==> flow/design.v <==
module packet2emesh #(parameter AW = 32,    
		      parameter PW = 104)   
   (
    input [PW-1:0]  packet_in,
    output 	    write_in,    
    output [1:0]    datamode_in, 
    output [4:0]    ctrlmode_in, 
    output [AW-1:0] dstaddr_in,  
    output [AW-1:0] srcaddr_in,  
    output [AW-1:0] data_in  
    );
   generate
      if(PW==104)
	begin : p104
	   assign write_in           = packet_in[0];   
	   assign datamode_in[1:0]   = packet_in[2:1];   
	   assign ctrlmode_in[4:0]   = {1'b0,packet_in[6:3]};   
	   assign dstaddr_in[31:0]   = packet_in[39:8]; 	 
	   assign srcaddr_in[31:0]   = packet_in[103:72];  
	   assign data_in[31:0]      = packet_in[71:40]; 
	end
      else if(PW==136)
	begin : p136
	   assign write_in           = packet_in[0];
	   assign datamode_in[1:0]   = packet_in[2:1];  
	   assign ctrlmode_in[4:0]   = packet_in[7:3];
	   assign dstaddr_in[63:0]   = {packet_in[135:104],packet_in[39:8]}; 
	   assign srcaddr_in[63:0]   = {packet_in[71:40],packet_in[135:72]};
	   assign data_in[63:0]      = packet_in[103:40];
	end
      else if(PW==72)
	begin : p72
	   assign write_in           = packet_in[0];
	   assign datamode_in[1:0]   = packet_in[2:1];  
	   assign ctrlmode_in[4:0]   = packet_in[7:3];
	   assign dstaddr_in[31:0]   = packet_in[39:8]; 
	   assign data_in[31:0]      = packet_in[71:40];
	end
      else if(PW==40)
	begin : p40
	   assign write_in           = packet_in[0];
	   assign datamode_in[1:0]   = packet_in[2:1];  
	   assign ctrlmode_in[4:0]   = packet_in[7:3];
	   assign dstaddr_in[15:0]   = packet_in[23:8]; 
	   assign data_in[15:0]      = packet_in[39:24];
	end
      else
	begin : unknown
	end
   endgenerate
endmodule  
module emesh2packet #(parameter AW = 32,    
		      parameter PW = 104)   
   (
    input 	    write_out, 
    input [1:0]     datamode_out,
    input [4:0]     ctrlmode_out,
    input [AW-1:0]  dstaddr_out,
    input [AW-1:0]  data_out, 
    input [AW-1:0]  srcaddr_out, 
    output [PW-1:0] packet_out
    );
   assign packet_out[0]       = write_out;   
   assign packet_out[2:1]     = datamode_out[1:0];
   assign packet_out[7:3]     = ctrlmode_out[4:0];
   generate   
     if(PW==136)
	begin : p136
	   assign packet_out[39:8]    = dstaddr_out[31:0];
	   assign packet_out[71:40]   = data_out[31:0];     
	   assign packet_out[103:72]  = srcaddr_out[31:0];  
	   assign packet_out[135:104] = dstaddr_out[63:32];
	end
      else if(PW==104)
	begin : p104
	   assign packet_out[39:8]    = dstaddr_out[31:0];
	   assign packet_out[71:40]   = data_out[31:0];
	   assign packet_out[103:72]  = srcaddr_out[31:0];
	end
      else if(PW==72)
	begin : p72
	   assign packet_out[39:8]    = dstaddr_out[31:0];
	   assign packet_out[71:40]   = data_out[31:0];
	end
      else if(PW==40)
	begin : p40
	   assign packet_out[23:8]    = dstaddr_out[15:0];
	   assign packet_out[39:24]   = data_out[15:0];
	end
   endgenerate
endmodule  
module oh_dsync  #(parameter PS    = 2,         
		   parameter DELAY = 0         
		   )
   (
    input  clk,  
    input  nreset,  
    input  din,  
    output dout     
    );
   localparam ASIC = 0;   
   generate
      if(ASIC)	
	begin : g0
	   asic_dsync asic_dsync (.clk(clk),
				  .nreset(nreset),
				  .din(din),
				  .dout(dout));
	end
      else
	begin : g0
	   reg [PS:0]   sync_pipe; 
	   always @ (posedge clk or negedge nreset)		 
	     if(!nreset)
	       sync_pipe[PS:0] <= 1'b0;
	     else
	       sync_pipe[PS:0] <= {sync_pipe[PS-1:0],din};	      	      
	   assign dout = (DELAY & sync_pipe[PS]) |   
			 (~DELAY & sync_pipe[PS-1]);  
      	end 
   endgenerate
endmodule  
module oh_memory_ram  # (parameter DW    = 104,            
			 parameter DEPTH = 32,             
			 parameter AW    = $clog2(DEPTH)   
			 ) 
   ( 
    input 		rd_clk, 
    input 		rd_en,  
    input [AW-1:0] 	rd_addr,  
    output reg [DW-1:0] rd_dout,  
    input 		wr_clk, 
    input 		wr_en,  
    input [AW-1:0] 	wr_addr,  
    input [DW-1:0] 	wr_wem,  
    input [DW-1:0] 	wr_din  
    );
   reg [DW-1:0]        ram    [DEPTH-1:0];  
   integer 	       i;
   always @ (posedge rd_clk)
     if(rd_en)       
       rd_dout[DW-1:0] <= ram[rd_addr[AW-1:0]];
   always @(posedge wr_clk)    
     for (i=0;i<DW;i=i+1)
       if (wr_en & wr_wem[i]) 
         ram[wr_addr[AW-1:0]][i] <= wr_din[i];
endmodule  
module oh_memory_dp # (parameter DW    = 104,       
		       parameter DEPTH = 32,        
		       parameter PROJ  = "",        
		       parameter MCW   = 8,          
		       parameter AW    = $clog2(DEPTH)  
		       ) 
   ( 
    input 	    wr_clk,  
    input 	    wr_en,  
    input [DW-1:0]  wr_wem,  
    input [AW-1:0]  wr_addr, 
    input [DW-1:0]  wr_din,  
    input 	    rd_clk,  
    input 	    rd_en,  
    input [AW-1:0]  rd_addr, 
    output [DW-1:0] rd_dout, 
    input 	    shutdown,  
    input [MCW-1:0] memconfig,  
    input [MCW-1:0] memrepair,  
    input 	    bist_en,  
    input 	    bist_we,  
    input [DW-1:0]  bist_wem,  
    input [AW-1:0]  bist_addr,  
    input [DW-1:0]  bist_din   
    );
   localparam ASIC = 0;   
   generate
      if(ASIC)
	begin : asic
	   oh_memory_ram #(.DW(DW),
			   .DEPTH(DEPTH))	     
	   memory_dp ( 
		      .rd_dout	(rd_dout[DW-1:0]),
		      .rd_clk	(rd_clk),
		      .rd_en	(rd_en),
		      .rd_addr	(rd_addr[AW-1:0]),
		      .wr_en	(wr_en),
		      .wr_clk	(wr_clk),
		      .wr_addr	(wr_addr[AW-1:0]),
		      .wr_wem	(wr_wem[DW-1:0]),
		      .wr_din	(wr_din[DW-1:0]));
	end  
      else
	begin : generic
	   oh_memory_ram #(.DW(DW),
			   .DEPTH(DEPTH))	     
	   memory_dp ( 
		      .rd_dout	(rd_dout[DW-1:0]),
		      .rd_clk	(rd_clk),
		      .rd_en	(rd_en),
		      .rd_addr	(rd_addr[AW-1:0]),
		      .wr_en	(wr_en),
		      .wr_clk	(wr_clk),
		      .wr_addr	(wr_addr[AW-1:0]),
		      .wr_wem	(wr_wem[DW-1:0]),
		      .wr_din	(wr_din[DW-1:0]));
	end  
   endgenerate
endmodule  
module oh_fifo_sync #(parameter DW        = 104,       
		      parameter DEPTH     = 32,        
		      parameter PROG_FULL = (DEPTH/2), 
		      parameter AW = $clog2(DEPTH)     
		      ) 
(
   input 	       clk,  
   input 	       nreset,  
   input [DW-1:0]      din,  
   input 	       wr_en,  
   input 	       rd_en,  
   output [DW-1:0]     dout,  
   output 	       full,  
   output 	       prog_full,  
   output 	       empty,  
   output reg [AW-1:0] rd_count      
 );
   reg [AW-1:0]        wr_addr;
   reg [AW-1:0]        rd_addr;
   wire 	       fifo_read;
   wire 	       fifo_write;
   assign empty       = (rd_count[AW-1:0] == 0);   
   assign prog_full   = (rd_count[AW-1:0] >= PROG_FULL);   
   assign full        = (rd_count[AW-1:0] == (DEPTH-1));
   assign fifo_read   = rd_en & ~empty;
   assign fifo_write  = wr_en & ~full;
   always @ ( posedge clk or negedge nreset) 
     if(!nreset) 
       begin	   
          wr_addr[AW-1:0]   <= 'd0;
          rd_addr[AW-1:0]   <= 'b0;
          rd_count[AW-1:0]  <= 'b0;
       end 
     else if(fifo_write & fifo_read) 
       begin
	  wr_addr[AW-1:0] <= wr_addr[AW-1:0] + 'd1;
	  rd_addr[AW-1:0] <= rd_addr[AW-1:0] + 'd1;	      
       end 
     else if(fifo_write) 
       begin
	  wr_addr[AW-1:0] <= wr_addr[AW-1:0]  + 'd1;
	  rd_count[AW-1:0]<= rd_count[AW-1:0] + 'd1;	
       end 
     else if(fifo_read) 
       begin	      
          rd_addr[AW-1:0] <= rd_addr[AW-1:0]  + 'd1;
          rd_count[AW-1:0]<= rd_count[AW-1:0] - 'd1;
       end
   oh_memory_dp 
     #(.DW(DW),
       .DEPTH(DEPTH))
   mem ( 
	.rd_dout	(dout[DW-1:0]),
	.rd_clk		(clk),
	.rd_en		(fifo_read),
	.rd_addr	(rd_addr[AW-1:0]),
	.wr_clk		(clk),
	.wr_en		(fifo_write),
  	.wr_wem		({(DW){1'b1}}),
	.wr_addr	(wr_addr[AW-1:0]),
	.wr_din	        (din[DW-1:0]));
endmodule  
module emaxi( 
   wr_wait, rd_wait, rr_access, rr_packet, m_axi_awid, m_axi_awaddr,
   m_axi_awlen, m_axi_awsize, m_axi_awburst, m_axi_awlock,
   m_axi_awcache, m_axi_awprot, m_axi_awqos, m_axi_awvalid, m_axi_wid,
   m_axi_wdata, m_axi_wstrb, m_axi_wlast, m_axi_wvalid, m_axi_bready,
   m_axi_arid, m_axi_araddr, m_axi_arlen, m_axi_arsize, m_axi_arburst,
   m_axi_arlock, m_axi_arcache, m_axi_arprot, m_axi_arqos,
   m_axi_arvalid, m_axi_rready,
   wr_access, wr_packet, rd_access, rd_packet, rr_wait, m_axi_aclk,
   m_axi_aresetn, m_axi_awready, m_axi_wready, m_axi_bid, m_axi_bresp,
   m_axi_bvalid, m_axi_arready, m_axi_rid, m_axi_rdata, m_axi_rresp,
   m_axi_rlast, m_axi_rvalid
   );
   parameter M_IDW  = 12;
   parameter PW     = 104;
   parameter AW     = 32;
   parameter DW     = 32;
   input 	       wr_access;
   input [PW-1:0]      wr_packet;   
   output 	       wr_wait;
   input 	       rd_access;
   input [PW-1:0]      rd_packet;
   output 	       rd_wait;
   output 	       rr_access;
   output [PW-1:0]     rr_packet;
   input 	       rr_wait;
   input  	       m_axi_aclk;     
   input  	       m_axi_aresetn;  
   output [M_IDW-1:0]  m_axi_awid;     
   output [31 : 0]     m_axi_awaddr;   
   output [7 : 0]      m_axi_awlen;    
   output [2 : 0]      m_axi_awsize;   
   output [1 : 0]      m_axi_awburst;  
   output              m_axi_awlock;   
   output [3 : 0]      m_axi_awcache;  
   output [2 : 0]      m_axi_awprot;   
   output [3 : 0]      m_axi_awqos;    
   output 	       m_axi_awvalid;  
   input 	       m_axi_awready;  
   output [M_IDW-1:0]  m_axi_wid;     
   output [63 : 0]     m_axi_wdata;    
   output [7 : 0]      m_axi_wstrb;    
   output 	       m_axi_wlast;    
   output 	       m_axi_wvalid;   
   input 	       m_axi_wready;   
   input [M_IDW-1:0]   m_axi_bid;
   input [1 : 0]       m_axi_bresp;    
   input 	       m_axi_bvalid;   
   output 	       m_axi_bready;   
   output [M_IDW-1:0]  m_axi_arid;     
   output [31 : 0]     m_axi_araddr;   
   output [7 : 0]      m_axi_arlen;    
   output [2 : 0]      m_axi_arsize;   
   output [1 : 0]      m_axi_arburst;  
   output              m_axi_arlock;   
   output [3 : 0]      m_axi_arcache;  
   output [2 : 0]      m_axi_arprot;   
   output [3 : 0]      m_axi_arqos;    
   output 	       m_axi_arvalid;  
   input 	       m_axi_arready;  
   input [M_IDW-1:0]   m_axi_rid;      
   input [63 : 0]      m_axi_rdata;    
   input [1 : 0]       m_axi_rresp;    
   input 	       m_axi_rlast;    
   input 	       m_axi_rvalid;   
   output 	       m_axi_rready;   
   reg [31 : 0]        m_axi_awaddr;
   reg [7:0] 	       m_axi_awlen;
   reg [2:0] 	       m_axi_awsize;
   reg 		       m_axi_awvalid;
   reg [63 : 0]        m_axi_wdata;
   reg [63 : 0]        m_axi_rdata_reg;
   reg [7 : 0] 	       m_axi_wstrb;
   reg 		       m_axi_wlast;
   reg 		       m_axi_wvalid;
   reg 		       awvalid_b;
   reg [31:0] 	       awaddr_b;
   reg [2:0] 	       awsize_b;
   reg [7:0] 	       awlen_b;
   reg 		       wvalid_b;
   reg [63:0] 	       wdata_b;
   reg [7:0] 	       wstrb_b;
   reg [63 : 0]        wdata_aligned;
   reg [7 : 0] 	       wstrb_aligned;
   reg 		       rr_access;
   reg [31:0] 	       rr_data;
   reg [31:0] 	       rr_srcaddr;
   reg [3:0] 	       rr_datamode;
   reg [3:0] 	       rr_ctrlmode;
   reg [31:0] 	       rr_dstaddr;
   reg [63:0] 	       m_axi_rdata_fifo;
   reg 		       rr_access_fifo;
   wire 	       aw_go;
   wire 	       w_go;
   wire 	       readinfo_wren;
   wire 	       readinfo_full;
   wire [40:0] 	       readinfo_out;
   wire [40:0] 	       readinfo_in;
   wire 	       awvalid_in;
   wire [1:0] 	       wr_datamode;
   wire [AW-1:0]       wr_dstaddr;
   wire [DW-1:0]       wr_data;
   wire [AW-1:0]       wr_srcaddr;
   wire [1:0] 	       rd_datamode;
   wire [4:0] 	       rd_ctrlmode;
   wire [AW-1:0]       rd_dstaddr;
   wire [AW-1:0]       rd_srcaddr;
   wire [1:0] 	       rr_datamode_fifo;
   wire [3:0] 	       rr_ctrlmode_fifo;
   wire [31:0] 	       rr_dstaddr_fifo;
   wire [2:0] 	       rr_alignaddr_fifo;
   wire [103:0]        packet_out;   
   wire 	       fifo_prog_full;
   wire 	       fifo_full;   	
   wire 	       fifo_rd_en;
   wire 	       fifo_wr_en;
   packet2emesh p2e_rxwr (
			  .write_in		(),
			  .datamode_in		(wr_datamode[1:0]),
			  .ctrlmode_in		(),
			  .dstaddr_in		(wr_dstaddr[AW-1:0]),
			  .data_in		(wr_data[DW-1:0]),
			  .srcaddr_in		(wr_srcaddr[AW-1:0]),
			  .packet_in		(wr_packet[PW-1:0])
			  );
   packet2emesh p2e_rxrd (
			  .write_in		(),
			  .datamode_in		(rd_datamode[1:0]),
			  .ctrlmode_in		(rd_ctrlmode[4:0]),
			  .dstaddr_in		(rd_dstaddr[AW-1:0]),
			  .data_in		(),
			  .srcaddr_in		(rd_srcaddr[AW-1:0]),
			  .packet_in		(rd_packet[PW-1:0])
			  );
   emesh2packet e2p (
		     .packet_out	(rr_packet[PW-1:0]),
		     .write_out		(1'b1),
		     .datamode_out	(rr_datamode[1:0]),
		     .ctrlmode_out	({1'b0,rr_ctrlmode[3:0]}),
		     .dstaddr_out	(rr_dstaddr[AW-1:0]),
		     .data_out		(rr_data[DW-1:0]),
		     .srcaddr_out	(rr_srcaddr[AW-1:0])
		     );
   assign m_axi_awid[M_IDW-1:0]  = {(M_IDW){1'b0}};
   assign m_axi_awburst[1:0]	= 2'b01;  
   assign m_axi_awcache[3:0]	= 4'b0000;  
   assign m_axi_awprot[2:0]	= 3'b000;
   assign m_axi_awqos[3:0]	= 4'b0000;
   assign m_axi_awlock          = 1'b0;
   assign m_axi_arid[M_IDW-1:0] = {(M_IDW){1'b0}};
   assign m_axi_arburst[1:0]	= 2'b01;  
   assign m_axi_arcache[3:0]	= 4'b0000;
   assign m_axi_arprot[2:0]	= 3'h0;
   assign m_axi_arqos[3:0]	= 4'h0;
   assign m_axi_arlock          = 1'b0;
   assign m_axi_bready    	= 1'b1; 
   assign m_axi_wid[M_IDW-1:0]  = {(M_IDW){1'b0}};
   assign aw_go       = m_axi_awvalid & m_axi_awready;
   assign w_go        = m_axi_wvalid  & m_axi_wready;
   assign wr_wait     = awvalid_b | wvalid_b;
   assign awvalid_in  = wr_access & ~awvalid_b & ~wvalid_b;
   always @( posedge m_axi_aclk )     
     if(!m_axi_aresetn) 
       begin
          m_axi_awvalid      <= 1'b0;
          m_axi_awaddr[31:0] <= 32'd0;
          m_axi_awlen[7:0]   <= 8'd0;
          m_axi_awsize[2:0]  <= 3'd0;	  
          awvalid_b          <= 1'b0;
          awaddr_b           <= 'd0;
          awlen_b[7:0]       <= 'd0;
          awsize_b[2:0]      <= 'd0;
       end 
     else 
       begin
          if( ~m_axi_awvalid | aw_go ) 
	    begin
               if( awvalid_b ) 
		 begin
		    m_axi_awvalid       <= 1'b1;
		    m_axi_awaddr[31:0]  <= awaddr_b[31:0];
		    m_axi_awlen[7:0]    <= awlen_b[7:0];
		    m_axi_awsize[2:0]   <= awsize_b[2:0];
		 end 
	      else 
		begin
		   m_axi_awvalid       <= awvalid_in;
		   m_axi_awaddr[31:0]  <= wr_dstaddr[31:0];
		   m_axi_awlen[7:0]    <= 8'b0;
		   m_axi_awsize[2:0]   <= { 1'b0, wr_datamode[1:0]};
		end
	    end
          if( awvalid_in & m_axi_awvalid & ~aw_go )
            awvalid_b <= 1'b1;
          else if( aw_go )
            awvalid_b <= 1'b0;
         if( awvalid_in )
	   begin
              awaddr_b[31:0]  <= wr_dstaddr[31:0];
              awlen_b[7:0]    <= 8'b0;
              awsize_b[2:0]   <= { 1'b0, wr_datamode[1:0] };
         end        
       end  
   always @*
     case( wr_datamode[1:0] )        
       2'b00:    wdata_aligned[63:0] = { 8{wr_data[7:0]}};
       2'b01:    wdata_aligned[63:0] = { 4{wr_data[15:0]}};
       2'b10:    wdata_aligned[63:0] = { 2{wr_data[31:0]}};
       default: wdata_aligned[63:0]  = { wr_srcaddr[31:0], wr_data[31:0]};
     endcase
   always @*
     begin
	case(wr_datamode[1:0])
          2'd0:  
            case(wr_dstaddr[2:0])
              3'd0:    wstrb_aligned[7:0] = 8'h01;
              3'd1:    wstrb_aligned[7:0] = 8'h02;
              3'd2:    wstrb_aligned[7:0] = 8'h04;
              3'd3:    wstrb_aligned[7:0] = 8'h08;
              3'd4:    wstrb_aligned[7:0] = 8'h10;
              3'd5:    wstrb_aligned[7:0] = 8'h20;
              3'd6:    wstrb_aligned[7:0] = 8'h40;
              default: wstrb_aligned[7:0] = 8'h80;
            endcase
          2'd1:  
            case(wr_dstaddr[2:1])
              2'd0:    wstrb_aligned[7:0] = 8'h03;
              2'd1:    wstrb_aligned[7:0] = 8'h0c;
              2'd2:    wstrb_aligned[7:0] = 8'h30;
              default: wstrb_aligned[7:0] = 8'hc0;
            endcase
          2'd2:  
            if(wr_dstaddr[2])
	      wstrb_aligned[7:0] = 8'hf0;
            else
	      wstrb_aligned[7:0] = 8'h0f;
	  2'd3: 
	    wstrb_aligned[7:0] = 8'hff;
	endcase  
     end  
   always @ (posedge m_axi_aclk )
     if(~m_axi_aresetn) 
       begin	  
	  m_axi_wvalid      <= 1'b0;
          m_axi_wdata[63:0] <= 64'b0;
          m_axi_wstrb[7:0]  <= 8'b0;
          m_axi_wlast       <= 1'b1;  
          wvalid_b          <= 1'b0;
          wdata_b[63:0]     <= 64'b0;
          wstrb_b[7:0]      <= 8'b0;         
       end 
     else 
       begin
          if( ~m_axi_wvalid | w_go ) 
	    begin
            if( wvalid_b ) 
	      begin
		 m_axi_wvalid       <= 1'b1;
		 m_axi_wdata[63:0]  <= wdata_b[63:0];
		 m_axi_wstrb[7:0]   <= wstrb_b[7:0];
              end 
	    else 
	      begin
		 m_axi_wvalid       <= awvalid_in;
		 m_axi_wdata[63:0]  <= wdata_aligned[63:0];
		 m_axi_wstrb[7:0]   <= wstrb_aligned[7:0];
              end
            end  
         if( wr_access & m_axi_wvalid & ~w_go )
           wvalid_b <= 1'b1;
         else if( w_go )
           wvalid_b <= 1'b0;
          if( awvalid_in ) 
	    begin
               wdata_b[63:0] <= wdata_aligned[63:0];
               wstrb_b[7:0]  <= wstrb_aligned[7:0];
            end
       end  
   assign  readinfo_in[40:0] = {rd_srcaddr[31:0], 
				rd_dstaddr[2:0],  
				rd_ctrlmode[3:0], 
				rd_datamode[1:0]  
				};
   wire sync_nreset;   
   oh_dsync dsync(.dout	(sync_nreset),
	       .clk	(m_axi_aclk),
	       .nreset       (1'b1),
	       .din	(m_axi_aresetn)
	       );
   oh_fifo_sync #(.DW(104), 
		   .DEPTH(32)) 
   fifo_async (.full		(fifo_full),
	       .prog_full	(fifo_prog_full),
	       .dout		(packet_out[103:0]),
	       .empty		(),
	       .nreset		(sync_nreset),
	       .clk	        (m_axi_aclk),
	       .wr_en		(fifo_wr_en),
	       .din		({63'b0,readinfo_in[40:0]}),
	       .rd_en		(fifo_rd_en)
	       ); 
   assign  rr_datamode_fifo[1:0]  = packet_out[1:0];
   assign  rr_ctrlmode_fifo[3:0]  = packet_out[5:2];
   assign  rr_alignaddr_fifo[2:0] = packet_out[8:6];
   assign  rr_dstaddr_fifo[31:0]  = packet_out[40:9];
   assign    m_axi_araddr[31:0]   = rd_dstaddr[31:0];
   assign    m_axi_arsize[2:0]    = {1'b0, rd_datamode[1:0]};
   assign    m_axi_arlen[7:0]     = 8'd0;  
   assign    m_axi_arvalid        = rd_access & ~fifo_prog_full;  
   assign    fifo_wr_en           = m_axi_arvalid & m_axi_arready ;
   assign    rd_wait              = ~m_axi_arready | fifo_prog_full; 
   assign    fifo_rd_en           =  m_axi_rvalid & m_axi_rready; 
   assign    m_axi_rready         = ~rr_wait;  
   always @ (posedge m_axi_aclk)
     if(!m_axi_aresetn) 
       begin
	  rr_access_fifo  <= 1'b0;	  
	  rr_access       <= 1'b0;	  
       end
     else	 
       begin
	  rr_access_fifo   <= fifo_rd_en;
	  rr_access        <= rr_access_fifo;	  
       end
   always @ (posedge m_axi_aclk)    
     begin	  
	m_axi_rdata_fifo[63:0] <= m_axi_rdata[63:0];      	  
	rr_datamode[1:0]       <= rr_datamode_fifo[1:0];
	rr_ctrlmode[3:0]       <= rr_ctrlmode_fifo[3:0];
	rr_dstaddr[31:0]       <= rr_dstaddr_fifo[31:0];	  
	case(rr_datamode_fifo[1:0]) 
          2'd0:   
            case(rr_alignaddr_fifo[2:0])
	      3'd0:     rr_data[31:0] <= {24'b0,m_axi_rdata_fifo[7:0]};
	      3'd1:     rr_data[31:0] <= {24'b0,m_axi_rdata_fifo[15:8]};
	      3'd2:     rr_data[31:0] <= {24'b0,m_axi_rdata_fifo[23:16]};
	      3'd3:     rr_data[31:0] <= {24'b0,m_axi_rdata_fifo[31:24]};
	      3'd4:     rr_data[31:0] <= {24'b0,m_axi_rdata_fifo[39:32]};
	      3'd5:     rr_data[31:0] <= {24'b0,m_axi_rdata_fifo[47:40]};
	      3'd6:     rr_data[31:0] <= {24'b0,m_axi_rdata_fifo[55:48]};
	      3'd7:     rr_data[31:0] <= {24'b0,m_axi_rdata_fifo[63:56]};
	      default:  rr_data[31:0] <= {24'b0,m_axi_rdata_fifo[7:0]};
            endcase	    
          2'd1:   
            case(rr_alignaddr_fifo[2:1])
	      2'd0:    rr_data[31:0] <= {16'b0,m_axi_rdata_fifo[15:0]};
	      2'd1:    rr_data[31:0] <= {16'b0,m_axi_rdata_fifo[31:16]};
	      2'd2:    rr_data[31:0] <= {16'b0,m_axi_rdata_fifo[47:32]};
	      2'd3:    rr_data[31:0] <= {16'b0,m_axi_rdata_fifo[63:48]};
	      default: rr_data[31:0] <= {16'b0,m_axi_rdata_fifo[15:0]};
            endcase
          2'd2:   
	    begin
               if(rr_alignaddr_fifo[2])
		 rr_data[31:0] <= m_axi_rdata_fifo[63:32];
               else
		 rr_data[31:0] <= m_axi_rdata_fifo[31:0];
	    end
          2'd3: 
	    begin  
	       rr_data[31:0]     <= m_axi_rdata_fifo[31:0];
	       rr_srcaddr[31:0]  <= m_axi_rdata_fifo[63:32];
            end
        endcase         
     end  
endmodule  
Tool chain data of emaxi. What the tools print for emaxi, step after step. Lines are those of the file above, counted from 1. Operators: Yosys type, input widths -> output width; for muxes data width and select width s. Cell names lack the library's common part. The mark -- stands for no value.

Design top: emaxi. Clock port: m_axi_aclk. Standard-cell library: sky130hd. Corner: tt_025C_1v80.

After elaboration. Source: Yosys, flattened and elaborated, memories not mapped. Widths are those after wreduce. Registers that Yosys merges into a memory's read port (data or address) are not register bits. Print and check cells do not count. Equal cells are merged and count once. Yosys's memory passes give these memory sizes; they may raise the number of words (mostly to a power of two), join words into wider ones and drop unused or constant bits.

The figure for add/sub/neg operators is 4. The figure for magnitude comparators is 1. For equality and inequality tests the number is 26. The figure for mux-type cells is 131. The entry for bitwise operators reads 30. Under reduce/logical cells stands 14.

Operator list (number): $mux 104 (104); $pmux 32 s8 (1); $pmux 32 s4 (2); $pmux 64 s3 (1); $mux 64 (1); $mux 32 (2); $pmux 8 s7 (1); $mux 5 (7); $pmux 8 s4 (1); $pmux 8 s3 (1); $eq 3x3->1 const B (7); $mux 8 (2); $add 5x1->5 const B (3); $and 1x1->1 (14); $eq 2x2->1 const B (7); $not 1->1 (12); $eq 3x2->1 const B (4); $reduce_bool 2->1 (5); $eq 2x1->1 const B (4); $logic_not 2->1 (4); $mux 1 (7); $eq 3x1->1 const B (2); $logic_not 3->1 (2); $sub 5x1->5 const B (1); $ge 5x5->1 const B (1); $eq 5x5->1 const B (1); $logic_not 5->1 (1); $or 1x1->1 (4).

Not listed: further kinds 3, cells in them 4.

Under register bits stands 401. The entry for bits in writable memories reads 3328. Word width x clocked read ports: 104. For memories the number is 1.

Memories: fifo_async.mem.generic.memory_dp.ram (depth 32, bits a word 104, read ports 1, write ports 1, RTL line 138) `reg [DW-1:0]        ram    [DEPTH-1:0];`.

Longest topological paths. Longest topological path by Yosys (ltp), each cell counted once; first at word level (registers and memories cut), then after technology mapping (sequential cells cut; the memories' decode and read muxes count).

The figure for depth in word-level cells is 8. Under ABC_AREA stands 0. Gate-level depth with buffers: 9.

Synthesis result. Yosys stat after the flow's synthesis: flattened, memories mapped to cells. It holds for the ABC_AREA given above (unset counts as 0); a run with the other value may have another netlist. The area totals of this step are shown rounded.

Cell types: edfxtp_1 (number 1385, area in all 4.16E+04 um^2); dfxtp_1 (number 354, area in all 7.09E+03 um^2); mux2i_1 (number 422, area in all 4.22E+03 um^2); mux4_2 (number 170, area in all 3.83E+03 um^2); a22oi_1 (number 190, area in all 1.43E+03 um^2); a21oi_1 (number 277, area in all 1386.33 um^2); buf_4 (number 138, area in all 1.04E+03 um^2); nand2_1 (number 245, area in all 919.632 um^2); nor2b_1 (number 118, area in all 738.208 um^2); a211oi_1 (number 86, area in all 645.619 um^2); nor2_1 (number 171, area in all 641.866 um^2); clkbuf_1 (number 134, area in all 502.982 um^2); nand3_1 (number 96, area in all 480.461 um^2); buf_2 (number 86, area in all 430.413 um^2); o21ai_0 (number 82, area in all 410.394 um^2); dfrtp_1 (number 15, area in all 375.36 um^2); nand4_1 (number 44, area in all 275.264 um^2); mux2_2 (number 18, area in all 202.694 um^2).

Not listed: further types 43, cells in them 186.

The entry for mapped cells reads 4217. For cell area after synthesis the number is 67480 um^2. Mapped flip-flops: 1754. Under buffers stands 385.

The figures by module come from a second, unflattened synthesis with its own total; it is not the netlist above.

The entry for cells (unflattened synthesis) reads 12174. The entry for area (unflattened synthesis) reads 163400 um^2.

Each row is one instance without its submodules.

By module: oh_memory_ram (times used 1, cells 10174, area 144900 um^2, sequential area 103100 um^2); emaxi (times used 1, cells 1601, area 15220 um^2, sequential area 8008 um^2); packet2emesh (times used 2, cells 105, area 784.5 um^2, sequential area 0.0 um^2); oh_fifo_sync (times used 1, cells 83, area 864.6 um^2, sequential area 375.4 um^2); emesh2packet (times used 1, cells 104, area 780.7 um^2, sequential area 0.0 um^2); oh_dsync (times used 1, cells 2, area 50.0 um^2, sequential area 50.0 um^2); oh_memory_dp (times used 1, cells 0, area 0.0 um^2, sequential area 0.0 um^2).

Path before layout. Path of least setup slack by OpenSTA after synthesis, without wires, with an ideal clock, recovery checks aside; 20% of the period is set as input and as output delay. Where synthesis merged equal registers, the netlist keeps one of their names.

Path kind: in2reg. From: input port rd_access. To: memory fifo_async.mem.generic.memory_dp.ram[31][0]. The entry for period reads 5.0 ns. The entry for input delay reads 1.000 ns. Under setup time stands 0.440 ns. Under time at the first pin stands 1.000 ns. The entry for arrival time reads 3.675 ns. The entry for required time reads 4.560 ns. Under path slack stands 0.885 ns. The figure for path delay is 3.115 ns. The figure for stages is 6. The entry for buffers on the path reads 1. Synthesis period reached: 4.115 ns.

"path delay" = arrival - input delay + setup time. "stages" counts driving pins, that of a launching flip-flop among them; a cell with two outputs on the path counts twice. "synthesis period reached" = period - worst setup slack (recovery checks aside). The figure is calculated, with input and output delays left at 20% of the set period.

Path through: nor2b_1 nand2_1 inv_2 nand2_1 clkbuf_1 nor2_1.

RTL lines, path post-synthesis: start, declared (RTL line 289) `input rd_access;`; end, declared (RTL line 138) `reg [DW-1:0]        ram    [DEPTH-1:0];`.

Chain of elaborated cells between the ends: none given.

Path in the finished layout. Path of least setup slack in the final report of run 1 (OpenROAD, finished layout, wires in). Where an end is a register, its clock arrival counts in the times.

Path kind: reg2out. From: register wvalid_b. To: output port wr_wait. The entry for period reads 5.34 ns. Under time at the first pin stands 0.82 ns. The entry for arrival time reads 3.26 ns. The entry for required time reads 4.27 ns. Under path slack stands 1.01 ns. The figure for stages is 6. The entry for buffers on the path reads 4.

Between the ends stands the longest chain of elaborated cells between them, by number of cells; it is not shown to be the way that was timed. Of several equally long chains one is given. Each line given opens the expression or statement behind the cell; cells for indexed reads and writes are added by Yosys, which also makes memories of some case tables. A register here has more assigning lines than the two given.

Path through: dfxtp_1 buf_2 clkbuf_1 clkbuf_1 or2_2 clkdlybuf4s50_1. Length of the longest elaborated chain: 1.

RTL lines, path after layout: start, declared (RTL line 348) `reg wvalid_b;`; start, assigned (RTL line 516) `wvalid_b          <= 1'b0;`; start, assigned (RTL line 538) `wvalid_b <= 1'b1;`; $or 1x1->1 (RTL line 428) `assign wr_wait     = awvalid_b | wvalid_b;`; end, declared (RTL line 288) `output wr_wait;`.

Memo
Re: implementation data of emaxi

Below are 3 stored runs of the flow (Yosys, OpenROAD; platform sky130hd) on emaxi, each with its settings and what was measured, unordered. Constraints: input delay and output delay 20% of the set period each, output load 0.01 pF. "clock period achieved": clock period set for the run, less the worst setup slack. It is reckoned from that one timing run; input and output delays stay at 20% of the period that was set. "total power of the final layout": no workload was simulated; the value follows from the tool's default switching activity. The results are shown rounded.

Files of run 1:
==> flow/run.sh <==
#!/bin/bash
# the make line also repeats the synthesis and layout settings of config.mk as NAME=value (left out here)
make -C /OpenROAD-flow-scripts/flow DESIGN_CONFIG=/design/flow/config.mk WORK_HOME=/design/flow/orfs CLKGATE_MAP_FILE= finish
==> flow/config.mk <==
export PLATFORM = sky130hd
export DESIGN_NAME = emaxi
export DESIGN_NICKNAME = emaxi
export VERILOG_FILES = /design/flow/design.v
export SDC_FILE = /design/flow/constraint.sdc
export NUM_CORES = 4
export LEC_CHECK = 0
export CAP_MARGIN = 20
export CELL_PAD_IN_SITES_DETAIL_PLACEMENT = 1
export CELL_PAD_IN_SITES_GLOBAL_PLACEMENT = 2
export CORE_MARGIN = 2
export CORE_UTILIZATION = 40
export CTS_CLUSTER_DIAMETER = 259
export GPL_TIMING_DRIVEN = 0
export HOLD_SLACK_MARGIN = 0.2
export MAX_ROUTING_LAYER = met4
export MIN_ROUTING_LAYER = met2
export PLACE_DENSITY_LB_ADDON = 0.05
export SLEW_MARGIN = 20
export TNS_END_PERCENT = 60
==> flow/constraint.sdc <==
create_clock -name core_clock -period 5.34 [get_ports {m_axi_aclk}]
set_input_delay 1.0680 -clock core_clock [delete_from_list [all_inputs] [get_ports {m_axi_aclk}]]
set_output_delay 1.0680 -clock core_clock [all_outputs]
set_load 0.01 [all_outputs]

Results of run 1. The utilization after routing stands at 49.7 %. The setup slack of the critical path reads 1.010 ns. The measured setup TNS is 0.000 ns. For the Yosys chip area after synthesis the run shows 67480 um^2. The standard-cell area after routing is 83280 um^2. The clock period achieved comes to 4.330 ns. The total power of the final layout is 40.81 mW. For the total die area the run shows 172000 um^2.

Files of run 2:
==> flow/run.sh <==
#!/bin/bash
# the make line also repeats the synthesis and layout settings of config.mk as NAME=value (left out here)
make -C /OpenROAD-flow-scripts/flow DESIGN_CONFIG=/design/flow/config.mk WORK_HOME=/design/flow/orfs CLKGATE_MAP_FILE= finish
==> flow/config.mk <==
export PLATFORM = sky130hd
export DESIGN_NAME = emaxi
export DESIGN_NICKNAME = emaxi
export VERILOG_FILES = /design/flow/design.v
export SDC_FILE = /design/flow/constraint.sdc
export NUM_CORES = 4
export LEC_CHECK = 0
export CAP_MARGIN = 0
export CELL_PAD_IN_SITES_DETAIL_PLACEMENT = 1
export CELL_PAD_IN_SITES_GLOBAL_PLACEMENT = 2
export CORE_ASPECT_RATIO = 1.74
export CORE_MARGIN = 2
export CORE_UTILIZATION = 40
export CTS_CLUSTER_SIZE = 35
export GPL_ROUTABILITY_DRIVEN = 0
export GPL_TIMING_DRIVEN = 0
export HOLD_SLACK_MARGIN = 0.04
export MAX_ROUTING_LAYER = met5
export SLEW_MARGIN = 40
export TNS_END_PERCENT = 80
==> flow/constraint.sdc <==
create_clock -name core_clock -period 3.12 [get_ports {m_axi_aclk}]
set_input_delay 0.6240 -clock core_clock [delete_from_list [all_inputs] [get_ports {m_axi_aclk}]]
set_output_delay 0.6240 -clock core_clock [all_outputs]
set_load 0.01 [all_outputs]

Results of run 2. The utilization after routing stands at 49.8 %. The measured setup TNS is -0.066 ns. For the total die area the run shows 172100 um^2. The setup slack of the critical path reads -0.018 ns. The standard-cell area after routing is 83420 um^2. The clock period achieved comes to 3.138 ns. For the Yosys chip area after synthesis the run shows 67480 um^2. The total power of the final layout is 67.04 mW.

Files of run 3:
==> flow/run.sh <==
#!/bin/bash
# the make line also repeats the synthesis and layout settings of config.mk as NAME=value (left out here)
make -C /OpenROAD-flow-scripts/flow DESIGN_CONFIG=/design/flow/config.mk WORK_HOME=/design/flow/orfs CLKGATE_MAP_FILE= finish
==> flow/config.mk <==
export PLATFORM = sky130hd
export DESIGN_NAME = emaxi
export DESIGN_NICKNAME = emaxi
export VERILOG_FILES = /design/flow/design.v
export SDC_FILE = /design/flow/constraint.sdc
export NUM_CORES = 4
export LEC_CHECK = 0
export CAP_MARGIN = 0
export CELL_PAD_IN_SITES_DETAIL_PLACEMENT = 1
export CELL_PAD_IN_SITES_GLOBAL_PLACEMENT = 2
export CORE_ASPECT_RATIO = 1.74
export CORE_MARGIN = 8
export CORE_UTILIZATION = 40
export CTS_CLUSTER_SIZE = 35
export GPL_ROUTABILITY_DRIVEN = 1
export GPL_TIMING_DRIVEN = 0
export HOLD_SLACK_MARGIN = 0.04
export MAX_ROUTING_LAYER = met5
export SLEW_MARGIN = 40
export TNS_END_PERCENT = 80
==> flow/constraint.sdc <==
create_clock -name core_clock -period 5.62 [get_ports {m_axi_aclk}]
set_input_delay 1.1240 -clock core_clock [delete_from_list [all_inputs] [get_ports {m_axi_aclk}]]
set_output_delay 1.1240 -clock core_clock [all_outputs]
set_load 0.01 [all_outputs]

Results of run 3. The total power of the final layout is 37.22 mW. The clock period achieved comes to 4.521 ns. The utilization after routing stands at 49.5 %. The measured setup TNS is 0.000 ns. The setup slack of the critical path reads 1.099 ns. For the Yosys chip area after synthesis the run shows 67480 um^2. For the total die area the run shows 182600 um^2. The standard-cell area after routing is 83400 um^2.
